==> flow/design.v <==
module HW3_FPMUL_754SP(Clk, Rst, St, FPmplier, FPmcand, Done, Ovf, Unf, FPproduct);
	input Clk, Rst, St;
	input [31:0] FPmplier, FPmcand;
	output reg [31:0] FPproduct;
	output reg Ovf, Unf, Done;
	wire [47:0] mult_out;
	wire [8:0] expo_out;		 
	reg [22:0] F;
	reg [8:0] E, E_biased;
	reg S;
	reg [1:0] state;
	assign mult_out = ({1'b1, FPmplier[22:0]}) * ({1'b1, FPmcand[22:0]});
	assign expo_out = (FPmplier[30:23] - 8'd127) + (FPmcand[30:23] - 8'd127);
	always @ (posedge Clk)	begin
		Done <= 1'b0;
		Ovf <= 1'b0;
		Unf <= 1'b0;
		if(Rst == 1'b1) begin
			state <= 2'b00;
		end
		else
		case(state)
			0: begin
				if(St == 1'b0)
					state <= 2'b00;
				else
					state <= 2'b01;
			end
			1: begin
				state <= 2'b10;
				S <= FPmplier[31] ^ FPmcand[31];
				if(FPmplier == 32'b0 || FPmcand == 32'b0) begin
					E <= 9'b0;
					E_biased <= 9'b0;
					F <= mult_out[45:23];
				end
				else if(mult_out[47] == 1'b1) begin
					E <= expo_out + 9'b1;
					E_biased <= expo_out + 9'd128;
					F <= mult_out[46:24];
				end
				else begin
					E <= expo_out;
					E_biased <= expo_out + 9'd127;
					F <= mult_out[45:23];
				end
			end
			2: begin
				state <= 2'b0;
				Done <= 1'b1;
				if(E_biased > 8'b11111110)
					Ovf <= 1'b1;
				if(E_biased < 8'b00000001)
					Unf <= 1'b1;
				FPproduct <= {S, E_biased[7:0], F};
			end
			default: begin
				if(St == 1'b0)
					state <= 2'b00;
				else
					state <= 2'b01;
			end
		endcase
	end
endmodule
# Tool chain data of HW3_FPMUL_754SP
# What the tools print for HW3_FPMUL_754SP, step after step.
# Line numbers count from 1 in the design file above.
# Operators: Yosys type, input widths -> output width; for muxes data width and select width s.
# Library cell names are shortened.
# The mark - stands for no value.
# setup
top	HW3_FPMUL_754SP
clk_port	Clk
library	sky130hd
pvt_corner	tt_025C_1v80

# Elaborated design
# Yosys after proc, flatten, opt, wreduce and memory -nomap, before mapping. Enables and synchronous resets that opt folds into registers are not counted as muxes. Memory bits, and registers merged into a memory's read port (data or address), are not among the register bits. Print and check cells are not counted. Equal cells are merged and count once.
# op_classes
mul	1
cmp	2
n_addsub	5
muxes	8
reduce_and_logical	6
logic	3
eq_ne	2
# op_table
op	n
$mul 24x24->48	1
$logic_not 32->1	2
$mux 23	2
$sub 8x7->9 const B	2
$lt 9x1->1 const B	1
$add 9x7->9 const B	1
$add 9x8->9 const B	1
$gt 9x8->1 const B	1
$add 9x9->9	1
$mux 9	1
$reduce_and 2->1	2
$pmux 2 s2	1
$mux 1	4
$not 1->1	2
$eq 2x1->1 const B	1
$eq 2x2->1 const B	1
$reduce_or 2->1	1
$xor 1x1->1	1
$logic_or 1x1->1	1
# word_totals
register_bits	70
elab_cells	35
out_inout_bits	35
in_bits	67

# Logic depth
# Yosys ltp: most cells in a row. Word level: on the elaborated netlist, between registers, memories and ports. Mapped: between sequential cells and ports; inverters and the memories' decode and read muxes count.
# logic_depth
ltp_word	4
ABC_AREA	1
depth_mapped	34
mapped_depth_nobuf	32

# Synthesis result
# The flow's flattened synthesis, as Yosys stat reports it; memories are mapped. The netlist is that of the ABC_AREA named above (0 if unset); the other value can give another one.
# The area totals of this step are shown rounded.
# types
type	n	area_total_um2
fa_1	482	9.65E+03
inv_1	968	3.63E+03
nand2_1	873	3.28E+03
ha_1	185	2314.72
edfxtp_1	65	1.95E+03
clkbuf_1	105	394.128
nor2_1	89	334.07
nand3_1	54	270.259
a21oi_1	48	240.23
xor2_1	15	131.376
nor4_1	20	125.12
dfxtp_1	6	120.115
o21bai_1	16	120.115
nand4_1	18	112.608
a21oi_2	12	105.101
nand2_2	15	93.84
nor2_4	6	67.565
o21ai_0	13	65.062
# Other cell types: 17; their cells: 59.
# synth_totals
buffers	110
mapped_area_um2	23410
mapped_cells	3049
ffs	71
seq_area_um2	2072

# Path before layout
# Source: OpenSTA report_checks on the synthesized netlist (no wires, ideal clock, input and output delay 20% of the period each), path of least setup slack; recovery checks are left aside. Register names are those of the netlist, which keeps one name where synthesis merged equal registers.
# synth_path
kind	input to register
from	input port FPmcand[3]
to	register F[10]
setup_ns	0.252
t_required_ns	8.348
delay_ns	6.111
n_path_buf	3
stages	32
t_arrival_ns	7.579
in_delay_ns	1.720
t_first_pin_ns	1.720
slack_ns	0.769
tclk_ns	8.6
period_less_setup_slack_ns	7.831
# "delay_ns" = arrival - input delay + setup time.
# "stages" counts driving pins, that of a launching flip-flop among them; a cell with two outputs on the path counts twice.
# "period_less_setup_slack_ns" is the clock period less the worst setup slack; recovery checks do not enter. This is arithmetic on one report: input and output delays are still those of the set period (20% each).
# The rows between start and end are the longest chain of elaborated cells between them; the timing report does not say that the signal goes this way. Where chains are equally long, one stands for them.
# A line is the first line of the expression or statement that the cell stems from. Yosys adds cells for indexed reads and writes and turns some case tables into memories.
# At most two assigning lines are given for a register; there are more.
# synth_between
cell_sequence	clkbuf_1 > clkbuf_1 > nand2_1 > fa_1 > inv_1 > fa_1 > inv_1 > fa_1 > inv_1 > fa_1 > inv_1 > fa_1 > inv_1 > fa_1 > inv_1 > fa_1 > inv_1 > ha_1 > nand2_1 > nor2_1 > inv_1 > nor2_2 > nand2_1 > nor2_2 > nand2_2 > nand3_2 > nand2_2 > nand2_4 > nand2_4 > buf_6 > nand2_1 > nand2_1
elab_chain_cells	3
cells_between	5
cone_lines	3
classes_between	mul (1); mux (2); reduce/logical (2)
# synth_rtl
item	line	text
start, declared	3	input [31:0] FPmplier, FPmcand;
$mul 24x24->48	12	assign mult_out = ({1'b1, FPmplier[22:0]}) * ({1'b1, FPmcand[22:0]});
$mux 23	37	else if(mult_out[47] == 1'b1) begin
$mux 23	32	if(FPmplier == 32'b0 || FPmcand == 32'b0) begin
end, assigned	35	F <= mult_out[45:23];
end, assigned	40	F <= mult_out[46:24];
end, declared	8	reg [22:0] F;

# Worst path after layout
# From the final timing report of job 1: the path of least setup slack in the routed layout; clock arrival at registers is part of the times.
# layout_path
kind	input to register
from	input port FPmplier[15]
to	register F[22]
setup_ns	0.23
in_delay_ns	2.48
tclk_ns	12.4
t_arrival_ns	10.08
n_path_buf	2
t_first_pin_ns	2.48
stages	28
t_required_ns	12.51
slack_ns	2.43
# The rows between start and end are the longest chain of elaborated cells between them; the timing report does not say that the signal goes this way. Where chains are equally long, one stands for them.
# At most two assigning lines are given for a register; there are more.
# layout_between
cell_sequence	clkdlybuf4s50_1 > buf_4 > nand2_1 > fa_1 > inv_1 > fa_1 > inv_1 > fa_1 > inv_1 > fa_1 > fa_1 > fa_1 > inv_1 > fa_1 > inv_1 > ha_1 > a21oi_1 > o21ai_1 > a21oi_2 > nand2_1 > nand2_1 > nand3_2 > nand2_1 > nand2_2 > nor2_4 > nand2_1 > nand2_1 > inv_1
elab_chain_cells	3
cells_between	5
cone_lines	3
classes_between	mul (1); mux (2); reduce/logical (2)
# layout_rtl
item	line	text
start, declared	3	input [31:0] FPmplier, FPmcand;
$mul 24x24->48	12	assign mult_out = ({1'b1, FPmplier[22:0]}) * ({1'b1, FPmcand[22:0]});
$mux 23	37	else if(mult_out[47] == 1'b1) begin
$mux 23	32	if(FPmplier == 32'b0 || FPmcand == 32'b0) begin
end, assigned	35	F <= mult_out[45:23];
end, assigned	40	F <= mult_out[46:24];
end, declared	8	reg [22:0] F;

# Stored flow runs of HW3_FPMUL_754SP (2 of them; Yosys, OpenROAD, sky130hd). They differ in their settings and are not a sequence. Constraints: input delay and output delay 20% of the set period each, output load 0.01 pF.
# "achieved_clock_period_ns": clock period set for the run, less the worst setup slack. It is reckoned from that one timing run; input and output delays stay at 20% of the period that was set.
# "worst_setup_path_time_ns" is the time allowed to the run's worst setup path (the clock period less input and output delay, where it has them) less its slack. Clock arrival times count: a late capture clock shortens it, a late launch clock lengthens it.
# The measured numbers are rounded.
# A setting shown as . is not set for that run.
# Results: . = not shown.
run	ABC_AREA	CAP_MARGIN	CELL_PAD_IN_SITES_DETAIL_PLACEMENT	CORE_UTILIZATION	CTS_CLUSTER_DIAMETER	CTS_CLUSTER_SIZE	MAX_ROUTING_LAYER	PLACE_DENSITY_LB_ADDON	SLEW_MARGIN	TNS_END_PERCENT	period_ns	CORE_MARGIN	CELL_PAD_IN_SITES_GLOBAL_PLACEMENT	GPL_ROUTABILITY_DRIVEN	GPL_TIMING_DRIVEN	MIN_ROUTING_LAYER	SETUP_SLACK_MARGIN	final_util_pct	final_setup_ws_ns	worst_setup_path_time_ns	worst_path_kind	tns_ns	post_synth_area_um2	timing.hold.ws_ns	design.die.area_um2	achieved_clock_period_ns	finish.stdcell_area_um2
job 1	1	0	0	69	285	58	met5	0.09	15	20	12.4	2	.	.	.	.	.	75.2	2.434	7.49	input to register	0.000	23410	0.411	35410	9.966	25140
job 2	0	0	2	53	285	40	met5	0.09	0	20	12.4	2	2	1	0	met2	1.77	.	.	.	.	.	.	.	.	.	.
# Job 2: incomplete, placement halted on DPL-0033
